==> flow/design.v <==
module seq_mult(d, done, clk, a, b, go, reset);
  parameter n=32, log2n=5;
  output [2*n-1:0] d;
  output reg done;
	input clk;
	input [n-1:0] a, b;
	input go, reset;
	reg c;
	reg [n-1:0] p, q, m;
	reg [log2n:0]count;
	reg [n:0] sum;
	reg [log2n:0] count_n;
	always @(posedge clk, posedge reset)
		if(reset == 1) begin
			done <= 0;
		end
    else if(reset == 0) begin
			if(go) begin
				c <= 0;
        p <= 0;
				q <= a;
				m <= b;
				done <= 0;
				count <= n;
      end
			else if (!done) begin
				if (q[0] == 0) begin
					sum = 0 + p; 
				end
				else begin
					sum = m + p; 
				end
				{c,p,q} <= {sum,q} >> 1;
				count_n = count - 1;
				count <= count_n;
				if (count_n == 0) begin
					done <= 1;
				end
			end
		end
	assign d = {p,q};
endmodule
Wiki page: seq_mult / tool data

**Reports on seq_mult**

Tool output for the design above before and after an edit, in the order of the flow.
"unedited" refers to lines of the RTL above, "edited" to lines of the edited file.
"difference": "edited" minus "unedited" as printed here. "rel. change": 100 x difference / "unedited".
Operators: Yosys type, input widths -> output width; for muxes data width and select width s.
Cell names lack the library's common part.
Not given: n/a

- Design top: seq_mult
- Clock port: clk
- Standard-cell library: sky130hd
- Library corner: tt_025C_1v80

**The edit**

Unified diff, file above to edited file.
The edited RTL no longer does the same as the RTL above: the edit was made by script, with no optimisation intended.

```diff
@@ -29,5 +29,5 @@
 				end
 				else begin
-					sum = m + p; 
+					sum = m - p; 
 				end
 				{c,p,q} <= {sum,q} >> 1;
```

**Elaborated design**

Yosys after proc, flatten, opt, wreduce and memory -nomap, before mapping. Memory bits, and registers merged into a memory's read port (data or address), are not among the register bits. Print and check cells are not counted. Equal cells are merged and count once.

Storage and ports:

| what | unedited | edited | difference | rel. change (%) |
|---|---|---|---|---|
| register bits | 103 | 103 | 0 | 0.00 |
| bits in read-only memories | 0 | 0 | 0 | n/a |
| bits in writable memories | 0 | 0 | 0 | n/a |
| output and inout bits | 65 | 65 | 0 | 0.00 |
| clocked read ports x word width | 0 | 0 | 0 | n/a |
| latch bits | 0 | 0 | 0 | n/a |
| memories | 0 | 0 | 0 | n/a |
| word-level cells | 20 | 20 | 0 | 0.00 |
| bits of input ports | 67 | 67 | 0 | 0.00 |

Operators by class:

| what | unedited | edited | difference | rel. change (%) |
|---|---|---|---|---|
| bitwise operators | 1 | 1 | 0 | 0.00 |
| magnitude comparators | 0 | 0 | 0 | n/a |
| multipliers | 0 | 0 | 0 | n/a |
| div/mod/pow operators | 0 | 0 | 0 | n/a |
| eq/ne operators | 1 | 1 | 0 | 0.00 |
| multiplexer cells | 8 | 8 | 0 | 0.00 |
| add/sub/neg operators | 2 | 2 | 0 | 0.00 |
| reduce/logical cells | 3 | 3 | 0 | 0.00 |
| shift operators | 0 | 0 | 0 | n/a |

Operators with widths:

| kind | unedited | edited | difference | rel. change (%) |
|---|---|---|---|---|
| $add 32x32->33 | 1 | 0 | -1 | -100.00 |
| $sub 32x32->33 | 0 | 1 | +1 | n/a |

Unchanged operator kinds not shown: 9.

**Depth**

Yosys ltp: most cells in a row. Word level: on the elaborated netlist, between registers, memories and ports. Mapped: between sequential cells and ports; inverters and the memories' decode and read muxes count.

Depth:

| what | unedited | edited | difference | rel. change (%) |
|---|---|---|---|---|
| word-level depth | 5 | 5 | 0 | 0.00 |
| ABC_AREA | 0 | 0 | n/a | n/a |
| depth in mapped cells | 9 | 11 | +2 | +22.22 |
| mapped depth without buffers | 9 | 11 | +2 | +22.22 |

**Netlist**

The flow's flattened synthesis, as Yosys stat reports it; memories are mapped. The netlist is that of the ABC_AREA named above (0 if unset); the other value can give another one.

Cell types:

| cell | unedited | edited | difference | rel. change (%) |
|---|---|---|---|---|
| inv_1 | 10 | 48 | +38 | +380.00 |
| nor2_1 | 37 | 55 | +18 | +48.65 |
| mux2i_1 | 9 | 21 | +12 | +133.33 |
| o21ai_0 | 25 | 15 | -10 | -40.00 |
| a32o_1 | 8 | 0 | -8 | -100.00 |
| or3_1 | 9 | 2 | -7 | -77.78 |
| a211oi_1 | 8 | 1 | -7 | -87.50 |
| nand2b_1 | 7 | 1 | -6 | -85.71 |
| a31oi_1 | 0 | 6 | +6 | n/a |
| a21oi_1 | 33 | 38 | +5 | +15.15 |
| clkbuf_1 | 8 | 13 | +5 | +62.50 |
| nand3_1 | 7 | 12 | +5 | +71.43 |
| xor2_1 | 6 | 11 | +5 | +83.33 |
| o22ai_1 | 0 | 4 | +4 | n/a |
| a21o_1 | 16 | 13 | -3 | -18.75 |
| xnor2_1 | 13 | 10 | -3 | -23.08 |
| o21bai_1 | 6 | 3 | -3 | -50.00 |
| and3_1 | 5 | 2 | -3 | -60.00 |

Unchanged cell types not shown: 12.
The list need not be complete.

Synthesis totals:

| what | unedited | edited | difference | rel. change (%) |
|---|---|---|---|---|
| mapped area (µm²) | 5855.6 | 6045.8 | +190.2 | +3.25 |
| flip-flop cells | 103 | 103 | 0 | 0.00 |
| cell count | 491 | 548 | +57 | +11.61 |
| buffers | 17 | 24 | +7 | +41.18 |
| sequential area (µm²) | 3088.0 | 3088.0 | 0.0 | 0.00 |

**Worst setup path after synthesis**

Source: OpenSTA report_checks on the synthesized netlist (no wires, ideal clock, input and output delay 20% of the period each), path of least setup slack; recovery checks are left aside. Register names are those of the netlist, which keeps one name where synthesis merged equal registers.

Timing path post-synthesis:

| what | unedited | edited | difference | rel. change (%) |
|---|---|---|---|---|
| kind | input to register | input to register | n/a | n/a |
| start point | input go | input go | n/a | n/a |
| end point | register count[0] | register count[0] | n/a | n/a |
| clock period (ps) | 3300 | 3300 | 0 | 0.00 |
| data required time (ps) | 2778 | 2778 | 0 | 0.00 |
| slack (ps) | -1723 | -1709 | +14 | n/a |
| delay of the path (ps) | 4363 | 4349 | -14 | -0.32 |
| path buffers | 1 | 1 | 0 | 0.00 |
| stages on the path | 3 | 3 | 0 | 0.00 |
| input delay (ps) | 660 | 660 | 0 | 0.00 |
| arrival time (ps) | 4501 | 4487 | -14 | -0.31 |
| launch time at the first pin (ps) | 660 | 660 | 0 | 0.00 |
| setup time (ps) | 522 | 522 | 0 | n/a |
| synthesis period reached (ps) | 5023 | 5009 | -14 | -0.28 |

"delay of the path" = arrival - input delay + setup time.
"stages on the path": output pins that drive a net of the path, with the launching flip-flop's if there is one; two outputs of one cell count as two.
"synthesis period reached" is the clock period less the worst setup slack; recovery checks do not enter. This is arithmetic on one report: input and output delays are still those of the set period (20% each).

Between the ends, post-synthesis, unedited:
- Cell sequence: clkbuf_1 > inv_1 > a21oi_1
- Cells in the longest elaborated chain: 0
- Elaborated cells between the ends (all ways): 0
- RTL lines with such cells: 0

RTL lines, path post-synthesis, unedited:

| what | line | text |
|---|---|---|
| start, declared | 7 | `input go, reset;` |
| end, assigned | 24 | `count <= n;` |
| end, assigned | 35 | `count <= count_n;` |
| end, declared | 10 | `reg [log2n:0]count;` |

Between the ends, post-synthesis, edited:
- Cell sequence: clkinv_1 > clkbuf_1 > a21oi_1
- Cells in the longest elaborated chain: 0
- Elaborated cells between the ends (all ways): 0
- RTL lines with such cells: 0

RTL lines, path post-synthesis, edited:

| what | line | text |
|---|---|---|
| start, declared | 7 | `input go, reset;` |
| end, assigned | 24 | `count <= n;` |
| end, assigned | 35 | `count <= count_n;` |
| end, declared | 10 | `reg [log2n:0]count;` |

**Worst path after layout**

Path of least setup slack in the final report of the runs of pair A (OpenROAD, finished layout, wires in). Where an end is a register, its clock arrival counts in the times.
The path's times are printed in steps of 10 ps; the period is the one set.

Timing path after layout:

| what | unedited | edited | difference | rel. change (%) |
|---|---|---|---|---|
| kind | register to register | register to register | n/a | n/a |
| start point | register p[0] | register p[0] | n/a | n/a |
| end point | register p[27] | register p[23] | n/a | n/a |
| setup time (ps) | 240 | 180 | -60 | n/a |
| stages on the path | 10 | 11 | +1 | +10.00 |
| path buffers | 0 | 0 | 0 | n/a |
| arrival time (ps) | 3030 | 3090 | +60 | +1.98 |
| slack (ps) | 400 | 390 | -10 | n/a |
| clock period (ps) | 3300 | 3300 | 0 | 0.00 |
| launch time at the first pin (ps) | 360 | 360 | 0 | 0.00 |
| data required time (ps) | 3420 | 3480 | +60 | +1.75 |

The rows between start and end are the longest chain of elaborated cells between them; the timing report does not say that the signal goes this way. Where chains are equally long, one stands for them.
Each line given opens the expression or statement behind the cell; cells for indexed reads and writes are added by Yosys, which also makes memories of some case tables.

Between the ends, after layout, unedited:
- Cell sequence: edfxtp_1 > ha_1 > fa_1 > a21o_1 > nand4_1 > a21oi_1 > o211ai_2 > a21oi_1 > or3_1 > a32o_1
- Cells in the longest elaborated chain: 3
- Elaborated cells between the ends (all ways): 3
- RTL lines with such cells: 3
- Classes of those cells: add/sub: 1; mux: 2

RTL lines, path after layout, unedited:

| what | line | text |
|---|---|---|
| start, declared | 9 | `reg [n-1:0] p, q, m;` |
| start, assigned | 20 | `p <= 0;` |
| $add 32x32->33 | 31 | `sum = m + p;` |
| $mux 33 | 27 | `if (q[0] == 0) begin` |
| $mux 32 | 26 | `else if (!done) begin` |
| end, assigned | 20 |  |
| end, declared | 9 |  |

Between the ends, after layout, edited:
- Cell sequence: edfxtp_1 > ha_1 > fa_1 > and2b_1 > o2111ai_1 > a21oi_2 > o211ai_2 > a31oi_1 > nor2_1 > or4b_1 > o311ai_1
- Cells in the longest elaborated chain: 3
- Elaborated cells between the ends (all ways): 3
- RTL lines with such cells: 3
- Classes of those cells: add/sub: 1; mux: 2

RTL lines, path after layout, edited:

| what | line | text |
|---|---|---|
| start, declared | 9 | `reg [n-1:0] p, q, m;` |
| start, assigned | 20 | `p <= 0;` |
| $sub 32x32->33 | 31 | `sum = m - p;` |
| $mux 33 | 27 | `if (q[0] == 0) begin` |
| $mux 32 | 26 | `else if (!done) begin` |
| end, assigned | 20 |  |
| end, declared | 9 |  |

**Measured runs**

Both versions went through the flow (Yosys, OpenROAD) with the same settings in each pair. Constraints: input delay and output delay 20% of the set period each, output load 0.01 pF.

Settings, pair A:
- CORE_UTILIZATION: 40
- PLACE_DENSITY: 0.6
- period_ns: 3.3
- CAP_MARGIN: 20
- CORE_MARGIN: 2
- SLEW_MARGIN: 20

Results, pair A:

| what | unedited | edited | difference | rel. change (%) |
|---|---|---|---|---|
| utilization of the finished layout | 0.532 | 0.539 | +0.007 | n/a |
| area inside the die boundary (µm²) | 15622.5 | 16113.8 | +491.3 | +3.14 |
| area of the standard cells in the finished layout (µm²) | 7676.1 | 7888.8 | +212.7 | +2.77 |
| sum of negative setup slack (ps) | 0 | 0 | 0 | n/a |
| power consumption (µW) | 3698 | 3938 | +240 | +6.49 |
| clock period reached (ps) | 2904 | 2912 | +8 | +0.28 |
| smallest setup slack (ps) | 396 | 388 | -8 | n/a |
| area of the synthesized netlist (µm²) | 5855.6 | 6045.8 | +190.2 | +3.25 |

Settings, pair B:
- ABC_AREA: 1
- CAP_MARGIN: 10
- CORE_MARGIN: 7
- CORE_UTILIZATION: 37
- GPL_TIMING_DRIVEN: 1
- MAX_ROUTING_LAYER: met5
- MIN_ROUTING_LAYER: met1
- PLACE_DENSITY_LB_ADDON: 0.09
- SETUP_SLACK_MARGIN: 0.63
- SLEW_MARGIN: 0
- TNS_END_PERCENT: 95
- period_ns: 3.35

Results, pair B:

| what | unedited | edited | difference | rel. change (%) |
|---|---|---|---|---|
| utilization of the finished layout | 0.488 | 0.489 | +0.001 | n/a |
| area inside the die boundary (µm²) | 21635.5 | 21908.4 | +272.9 | +1.26 |
| area of the standard cells in the finished layout (µm²) | 8449.4 | 8514.4 | +65.0 | +0.77 |
| worst hold slack after layout (ps) | 548 | 547 | -1 | n/a |
| sum of negative setup slack (ps) | 0 | 0 | 0 | n/a |
| power consumption (µW) | 3808 | 3808 | 0 | 0.00 |
| clock period reached (ps) | 2362 | 2301 | -61 | -2.58 |
| smallest setup slack (ps) | 988 | 1049 | +61 | n/a |
| area of the synthesized netlist (µm²) | 6553.8 | 6645.1 | +91.3 | +1.39 |

"clock period reached" = clock period - worst setup slack. The figure is calculated, with input and output delays left at 20% of the set period.
"power consumption": no workload was simulated; the value follows from the tool's default switching activity.
